==> flow/design.v <==
module alu_top(clk, a, b, op, out, carry_out, over_flow, zero);
input clk;
input [31:0] a, b;
input [2:0] op;
output reg [31:0] out;
output reg carry_out, over_flow, zero;
reg [31:0] a_r, b_r;
reg [2:0] op_r;
wire [31:0] alu_out;
wire alu_carry_out, alu_over_flow, alu_zero;
ALU alu_core(a_r, b_r, op_r, alu_out, alu_carry_out, alu_over_flow, alu_zero);
always @(posedge clk) begin
	a_r <= a;
	b_r <= b;
	op_r <= op;
	out <= alu_out;
	carry_out <= alu_carry_out;
	over_flow <= alu_over_flow;
	zero <= alu_zero;
end
endmodule

module xorgate(a, b, out);
output[31:0] out;
input wire[31:0] a, b;
generate  
genvar index;
for (index = 0; index<32; index = index + 1)
	begin: xorgen
		xor xor1(out[index], a[index], b[index]);
	end
endgenerate
endmodule
module andgate(a, b, out);
output[31:0] out;
input[31:0] a, b;
generate  
genvar index;
for (index = 0; index<32; index = index + 1)
	begin: andgen
		and and1(out[index], a[index], b[index]);  
	end
endgenerate
endmodule
module orgate(a, b, out);
output[31:0] out;
input[31:0] a, b;
generate  
genvar index;
for (index = 0; index<32; index = index + 1)
	begin: orgen
		or or1(out[index], a[index], b[index]);
	end
endgenerate
endmodule
module adder(sum, carryout, a, b, carryin);
output sum, carryout;
input a, b, carryin;
xor sumbit(sum, a, b, carryin);
and bc(b_c, b, carryin);
and ac(a_c, a, carryin);
and ab(a_b, a, b);
or cout(carryout, b_c, a_c, a_b);
endmodule
module adder32Bit(addo, carryout, over_flow, A, B, carry_in);
output[31:0] addo;  
output carryout;  
output over_flow;  
input[31:0] A;  
input[31:0] B;  
input carry_in;
wire[31:0] carry_oarray;
adder adder_init (addo[0], carry_oarray[0], A[0], B[0], carry_in);
adder adder1 (addo[1], carry_oarray[1], A[1], B[1], carry_oarray[0]);
generate  
genvar index;
for (index = 2; index<32; index = index + 1)
	begin: add32b
	adder addergen (addo[index], carry_oarray[index], A[index], B[index], carry_oarray[index-1]);
	end
endgenerate
assign carryout = carry_oarray[31];
wire abxor, abcoutxor;
xor xor1(abxor, A[31], B[31]);
xor xor2(abcoutxor, carryout, abxor);
xor xor3(over_flow, addo[31], abcoutxor);
endmodule 
module slt(sum, overflow, slto);
input[31:0] sum;
input overflow;
output slto;
xor slt_xor(slto, sum[31], overflow);
endmodule
module structuralMultiplexer(out, mux_command, ando, oro, xoro, addo, slto);
output[31:0] out;
input[2:0] mux_command;  
input[31:0] ando;  
input[31:0] oro;  
input[31:0] xoro;  
input[31:0] addo;  
input slto;  
wire[2:0] inv_command;
wire[31:0] enableand, enableor, enablexor, enableadd;  
wire enableslt;  
not notCommand0(inv_command[0], mux_command[0]);  
not notCommand1(inv_command[1], mux_command[1]);
not notCommand2(inv_command[2], mux_command[2]);
and slt_and(enableslt, slto, inv_command[2], mux_command[1], inv_command[0]);
generate
genvar index;
for (index = 0; index<32; index = index + 1)
	begin: muxgen 
		and ando_and(enableand[index], ando[index], inv_command[2], mux_command[1], mux_command[0]);  
		and oro_and(enableor[index], oro[index], mux_command[2], inv_command[1], inv_command[0]);  
		and xoro_and(enablexor[index], xoro[index], inv_command[2], inv_command[1], mux_command[0]);  
		and addo_and(enableadd[index], addo[index], inv_command[2], inv_command[1], inv_command[0]);  
		or or1(out[index], enableand[index],  enableor[index], enablexor[index], enableadd[index], enableslt);  
	end
endgenerate
endmodule
module LUT(mux_command, a_inv, b_inv, carry_in, allow_overflow, addr);
output reg[2:0] mux_command;
output reg a_inv;
output reg b_inv;
output reg carry_in;
output reg allow_overflow;
input[2:0] addr;
always @ (addr) begin
	case(addr)
	3'd0: begin mux_command = 3'b000; a_inv = 0; b_inv = 0; carry_in = 0; allow_overflow = 1; end  
	3'd1: begin mux_command = 3'b000; a_inv = 0; b_inv = 1; carry_in = 1; allow_overflow = 1; end  
	3'd2: begin mux_command = 3'b001; a_inv = 0; b_inv = 0; carry_in = 0; allow_overflow = 1; end  
	3'd3: begin mux_command = 3'b010; a_inv = 0; b_inv = 1; carry_in = 1; allow_overflow = 0; end  
	3'd4: begin mux_command = 3'b011; a_inv = 0; b_inv = 0; carry_in = 0; allow_overflow = 1; end  
	3'd6: begin mux_command = 3'b011; a_inv = 1; b_inv = 1; carry_in = 0; allow_overflow = 1; end  
	3'd7: begin mux_command = 3'b100; a_inv = 0; b_inv = 0; carry_in = 0; allow_overflow = 1; end  
	3'd5: begin mux_command = 3'b100; a_inv = 1; b_inv = 1; carry_in = 0; allow_overflow = 1; end  
default: $display("Please check inputs");
endcase
end
endmodule
module ALU(a, b, addr, out, carry_out, over_flow, zero);
input[31:0] a, b;
input[2:0] addr;  
output[31:0] out;
output carry_out, over_flow, zero;
wire carry_in, b_inv;  
wire a_inv, allow_overflow;  
wire[2:0] mux_command;
wire[31:0] A, B;  
wire[31:0] addo, xoro, ando, oro;
wire slto;
LUT lookuptable(mux_command, a_inv, b_inv, carry_in, allow_overflow, addr);
generate
genvar index;
for (index = 0; index<32; index = index + 1)
	begin: abinv_gen
		xor a_invgen(A[index], a[index], a_inv);  
		xor b_invgen(B[index], b[index], b_inv);  
	end
endgenerate
andgate and_gate(A, B, ando);  
orgate or_gate(A, B, oro);  
xorgate xor_gate(A, B, xoro);  
adder32Bit add_gate(addo, carry_out, over_flow, A, B, carry_in);  
slt slt_gate(addo, over_flow, slto);
and allowoverflow_and(overflow, over_flow, allow_overflow);
structuralMultiplexer mux_structure(out, mux_command, ando, oro, xoro, addo, slto);
wire[31:0] equal;
generate  
genvar index1;
for (index1 = 0; index1 <32; index1 = index1+1)begin
                nor nor1(equal[index1], out[index1], 0);
end
endgenerate
and and1(zero, equal[0], equal[1], equal[2], equal[3],equal[4],equal[5],equal[6],equal[7],equal[8],equal[9],equal[10],equal[11],equal[12],equal[13],equal[14],equal[15],equal[16],equal[17],equal[18],equal[19],equal[20],equal[21],equal[22],equal[23],equal[24],equal[25],equal[26],equal[27],equal[28],equal[29],equal[30],equal[31]);
endmodule
# Tool chain data of alu_top
# The steps from the RTL of alu_top to its reports follow in flow order.
# Line numbers count from 1 in the design file above.
# Library cell names are shortened.
# Not given: --
[setup]
top_module = "alu_top"
clock = "clk"
lib = "sky130hd"
pvt_corner = "tt_025C_1v80"

# After elaboration
# Yosys after proc, flatten, opt, wreduce and memory -nomap, before mapping. Enables and synchronous resets that opt folds into registers are not counted as muxes. Memory bits, and registers merged into a memory's read port (data or address), are not among the register bits. Print and check cells are not counted. Equal cells are merged and count once.
# Yosys's memory passes give these memory sizes; they may raise the number of words (mostly to a power of two), join words into wider ones and drop unused or constant bits.
[bits]
clocked_rd_ports_x_width = 7
out_inout_bits = 35
word_cells = 911
ff_bits = 99
rom_bits = 56
memories = 1
inputBits = 68
[op_classes]
logic = 904
[mem_list]
columns = ["name", "words", "word_bits", "read_ports", "wr", "line", "source"]
rows = [
  ["(no name shown)", 8, 7, 1, 0, 129, "case(addr)"],
]
[op_table]
columns = ["cell", "n"]
rows = [
  ["bitwise AND 1 bit", 514],
  ["bitwise OR 1 bit", 224],
  ["XOR 1 bit", 131],
  ["inverter 1 bit", 35],
]

# Longest topological paths
# Depth = most cells in a row (Yosys ltp): at word level without a register or memory, in the mapped netlist without a sequential cell, where the memories' decode and read muxes count.
[logic_depth]
depth_word = 136
ABC_AREA = 1
ltp_mapped = 46
mapped_depth_nobuf = 44

# Netlist
# Yosys stat after the flow's synthesis: flattened, memories mapped to cells. It holds for the ABC_AREA given above (unset counts as 0); a run with the other value may have another netlist.
# Totals and module areas in this step are rounded.
[mapped]
seqArea_um2 = 2100
buf_cells = 30
ffs = 105
mapped_cells = 690
synth_area_um2 = 6000
[by_type]
columns = ["cell_type", "n", "type_area_um2"]
rows = [
  ["dfxtp_1", 105, 2.1E+03],
  ["ha_1", 66, 825.792],
  ["fa_1", 33, 660.634],
  ["xnor2_1", 65, 569.296],
  ["nand2_1", 128, 480.461],
  ["inv_1", 97, 364.099],
  ["nor2_1", 60, 225.216],
  ["nand3_1", 39, 195.187],
  ["a21oi_1", 21, 105.101],
  ["buf_2", 21, 105.101],
  ["o21ai_0", 20, 100.096],
  ["o21a_1", 7, 52.55],
  ["buf_4", 4, 30.029],
  ["nor3_1", 4, 20.019],
  ["nor2_2", 3, 18.768],
  ["buf_6", 1, 11.261],
  ["clkbuf_1", 3, 11.261],
  ["inv_2", 3, 11.261],
]
# Other cell types: 10; their cells: 10.

# Timing after synthesis
# Source: OpenSTA report_checks on the synthesized netlist (no wires, ideal clock, input and output delay 20% of the period each), path of least setup slack; recovery checks are left aside. Register names are those of the netlist, which keeps one name where synthesis merged equal registers.
[synth_timing]
path_type = "reg-to-reg"
startpoint = "register (no name shown)"
endpoint = "register zero"
t_first_pin_ps = 0
required_ps = 14436
setup_slack_ps = -561
stages = 46
tclk_ps = 14500
path_buffers = 3
delay_ps = 15061
setup_ps = 64
arrival_time_ps = 14997
period_less_setup_slack_ps = 15061
# "delay_ps" is the arrival time less input delay plus setup time.
# "stages" counts driving pins, that of a launching flip-flop among them; a cell with two outputs on the path counts twice.
# "period_less_setup_slack_ps" = period - worst setup slack (recovery checks aside). The figure is calculated, with input and output delays left at 20% of the set period.
# The rows between start and end are the longest chain of elaborated cells between them; the timing report does not say that the signal goes this way. Where chains are equally long, one stands for them.
# Each line given opens the expression or statement behind the cell; cells for indexed reads and writes are added by Yosys, which also makes memories of some case tables.
[synth_via]
path_cell_list = "dfxtp_1 > clkbuf_1 > buf_2 > xnor2_1 > fa_1 > fa_1 > fa_1 > fa_1 > fa_1 > fa_1 > fa_1 > fa_1 > fa_1 > fa_1 > fa_1 > fa_1 > fa_1 > fa_1 > (+10 left out) > fa_1 > fa_1 > fa_1 > fa_1 > fa_1 > fa_1 > inv_1 > fa_1 > inv_1 > fa_1 > nand3_2 > buf_2 > nand2_1 > nor2_1 > nand2_1 > nor2_1 > nand3_1 > nor2_1"
elab_chain_len = 136
cells_between = 868
classes_between = "logic (868)"
[synth_lines]
columns = ["element", "line", "source"]
rows = [
  ["XOR 1 bit", "--", ""],
  ["bitwise AND 1 bit", "--", ""],
  ["bitwise OR 1 bit (2 in a row)", "--", ""],
  ["bitwise AND 1 bit", "--", ""],
  ["bitwise OR 1 bit (2 in a row)", "--", ""],
  ["bitwise AND 1 bit", "--", ""],
  ["bitwise OR 1 bit (2 in a row)", "--", ""],
  ["(+84 left out)", "--", ""],
  ["bitwise AND 1 bit", "--", ""],
  ["bitwise OR 1 bit (2 in a row)", "--", ""],
  ["XOR 1 bit (3 in a row)", "--", ""],
  ["bitwise AND 1 bit (3 in a row)", "--", ""],
  ["bitwise OR 1 bit", "--", ""],
  ["inverter 1 bit", "--", ""],
  ["bitwise AND 1 bit (31 in a row)", "--", ""],
  ["end, declared", 6, "output reg carry_out, over_flow, zero;"],
]

# Worst path after layout
# From the final timing report of flow run 1: the path of least setup slack in the routed layout; clock arrival at registers is part of the times.
# The path's times are printed in steps of 10 ps; the period is the one set.
[layout_timing]
path_type = "reg-to-reg"
startpoint = "register (no name shown)"
endpoint = "register zero"
setup_slack_ps = 500
tclk_ps = 14500
path_buffers = 0
stages = 43
t_first_pin_ps = 350
setup_ps = 60
required_ps = 14790
arrival_time_ps = 14290
[layout_via]
path_cell_list = "dfxtp_2 > xnor2_2 > fa_2 > fa_2 > fa_2 > fa_2 > fa_1 > fa_2 > fa_1 > fa_2 > fa_2 > fa_2 > fa_2 > fa_2 > fa_1 > fa_2 > fa_2 > fa_2 > (+7 left out) > fa_2 > fa_2 > fa_2 > fa_2 > fa_2 > fa_2 > fa_1 > inv_1 > fa_1 > inv_1 > fa_2 > nand3_4 > nand3_1 > nor2_2 > nand2_1 > nor2_1 > nand3_1 > nor2_1"
cells_between = 868
classes_between = "logic (868)"
[layout_lines]
columns = ["element", "line", "source"]
rows = [
  ["end, declared", 6, "output reg carry_out, over_flow, zero;"],
]
# Chain of elaborated cells between the ends: none given.
# Some nets on the timed path still bear RTL names; the line given drives or declares the net.
[layout_nets]
columns = ["signal", "line", "source"]
rows = [
  ["alu_core.mux_structure.out[7]", 95, "output[31:0] out;"],
]

# Below are 6 stored runs of the flow (Yosys, OpenROAD; platform sky130hd) on alu_top, each with its settings and what was measured, unordered. Constraints: input delay and output delay 20% of the set period each, output load 0.01 pF.
# "achievedPeriod_ps" means the clock period less the worst setup slack. The figure is calculated, with input and output delays left at 20% of the set period.
# "timing.worst_path_ps" means the part of the period allowed to the worst setup path (the constraints hold back 20% at inputs and 20% at outputs) less its slack; where the path has registers, the arrival times of their clocks count too.
# "power.total_uw" rests on the timing tool's default activity at the inputs, not on a simulated workload.
# "timing.worst_path_ps" is known to 10 ps.
# Measured values are rounded.

[[run]]
name = "flow run 1"
[run.settings]
ABC_AREA = 1
CAP_MARGIN = 10
CELL_PAD_IN_SITES_DETAIL_PLACEMENT = 1
CORE_ASPECT_RATIO = 1.53
HOLD_SLACK_MARGIN = 0.18
PLACE_DENSITY = 0.54
SLEW_MARGIN = 25
TNS_END_PERCENT = 95
period_ns = 14.5
CORE_MARGIN = 2
CORE_UTILIZATION = 40
[run.results]
timing.worst_path_ps = 14000
timing.worst_path_kind = "reg-to-reg"
power.total_uw = 1000
die_um2 = 16000
finish.utilization_frac = 0.53
finish.stdcell_area_um2 = 7700
setupTns_ps = 0
final_hold_ws_ps = 770
fin_ws_ps = 500
achievedPeriod_ps = 13999
post_synth_area_um2 = 6000

[[run]]
name = "flow run 2"
[run.settings]
CAP_MARGIN = 35
CELL_PAD_IN_SITES_GLOBAL_PLACEMENT = 1
CORE_MARGIN = 10
CORE_UTILIZATION = 48
MAX_ROUTING_LAYER = "met5"
MIN_ROUTING_LAYER = "met1"
PLACE_DENSITY_LB_ADDON = 0.01
SLEW_MARGIN = 10
TNS_END_PERCENT = 20
period_ns = 9.9
[run.results]
timing.worst_path_ps = 13480
timing.worst_path_kind = "reg-to-reg"
power.total_uw = 1600
die_um2 = 18000
finish.utilization_frac = 0.66
finish.stdcell_area_um2 = 8400
setupTns_ps = -110000
final_hold_ws_ps = 880
fin_ws_ps = -3600
achievedPeriod_ps = 13476
post_synth_area_um2 = 6200

[[run]]
name = "flow run 3"
[run.settings]
ABC_AREA = 1
CELL_PAD_IN_SITES_DETAIL_PLACEMENT = 1
CELL_PAD_IN_SITES_GLOBAL_PLACEMENT = 2
CORE_ASPECT_RATIO = 1.24
CORE_MARGIN = 7
CORE_UTILIZATION = 36
CTS_CLUSTER_DIAMETER = 397
CTS_CLUSTER_SIZE = 85
GPL_ROUTABILITY_DRIVEN = 0
HOLD_SLACK_MARGIN = 0.06
MAX_ROUTING_LAYER = "met4"
PLACE_DENSITY_LB_ADDON = 0.09
SETUP_SLACK_MARGIN = 2.5
SLEW_MARGIN = 5
TNS_END_PERCENT = 50
period_ns = 14.1
CAP_MARGIN = 20
[run.results]
timing.worst_path_ps = 12870
timing.worst_path_kind = "reg-to-reg"
power.total_uw = 1000
die_um2 = 20000
finish.utilization_frac = 0.48
finish.stdcell_area_um2 = 7900
setupTns_ps = 0
final_hold_ws_ps = 770
fin_ws_ps = 1200
achievedPeriod_ps = 12867
post_synth_area_um2 = 6000

[[run]]
name = "flow run 4"
[run.settings]
CORE_ASPECT_RATIO = 1.17
CORE_MARGIN = 8
CORE_UTILIZATION = 33
CTS_CLUSTER_SIZE = 33
GPL_TIMING_DRIVEN = 1
HOLD_SLACK_MARGIN = -0.08
MIN_ROUTING_LAYER = "met2"
PLACE_DENSITY = 0.92
SETUP_SLACK_MARGIN = 1.18
TNS_END_PERCENT = 5
period_ns = 9.33
CAP_MARGIN = 20
SLEW_MARGIN = 20
[run.results]
timing.worst_path_ps = 13330
timing.worst_path_kind = "reg-to-reg"
power.total_uw = 1700
die_um2 = 23000
finish.utilization_frac = 0.45
finish.stdcell_area_um2 = 8300
setupTns_ps = -120000
final_hold_ws_ps = 940
fin_ws_ps = -4000
achievedPeriod_ps = 13332
post_synth_area_um2 = 6200

[[run]]
name = "flow run 5"
[run.settings]
CELL_PAD_IN_SITES_DETAIL_PLACEMENT = 0
CORE_UTILIZATION = 69
GPL_TIMING_DRIVEN = 1
MAX_ROUTING_LAYER = "met5"
PLACE_DENSITY_LB_ADDON = 0.02
SLEW_MARGIN = 15
TNS_END_PERCENT = 75
period_ns = 15.1
CAP_MARGIN = 20
CORE_MARGIN = 2
[run.results]
timing.worst_path_ps = 14760
timing.worst_path_kind = "reg-to-reg"
power.total_uw = 950
die_um2 = 9700
finish.utilization_frac = 0.88
finish.stdcell_area_um2 = 7600
setupTns_ps = 0
final_hold_ws_ps = 920
fin_ws_ps = 340
achievedPeriod_ps = 14761
post_synth_area_um2 = 6200

[[run]]
name = "flow run 6"
[run.settings]
ABC_AREA = 1
CAP_MARGIN = 10
CELL_PAD_IN_SITES_DETAIL_PLACEMENT = 1
CORE_ASPECT_RATIO = 0.78
GPL_TIMING_DRIVEN = 0
HOLD_SLACK_MARGIN = 0.18
PLACE_DENSITY_LB_ADDON = 0.16
SLEW_MARGIN = 25
TNS_END_PERCENT = 95
period_ns = 14.5
CORE_MARGIN = 2
CORE_UTILIZATION = 40
[run.results]
timing.worst_path_ps = 14300
timing.worst_path_kind = "reg-to-reg"
power.total_uw = 1000
die_um2 = 16000
finish.utilization_frac = 0.54
finish.stdcell_area_um2 = 7800
setupTns_ps = 0
final_hold_ws_ps = 770
fin_ws_ps = 200
achievedPeriod_ps = 14295
post_synth_area_um2 = 6000
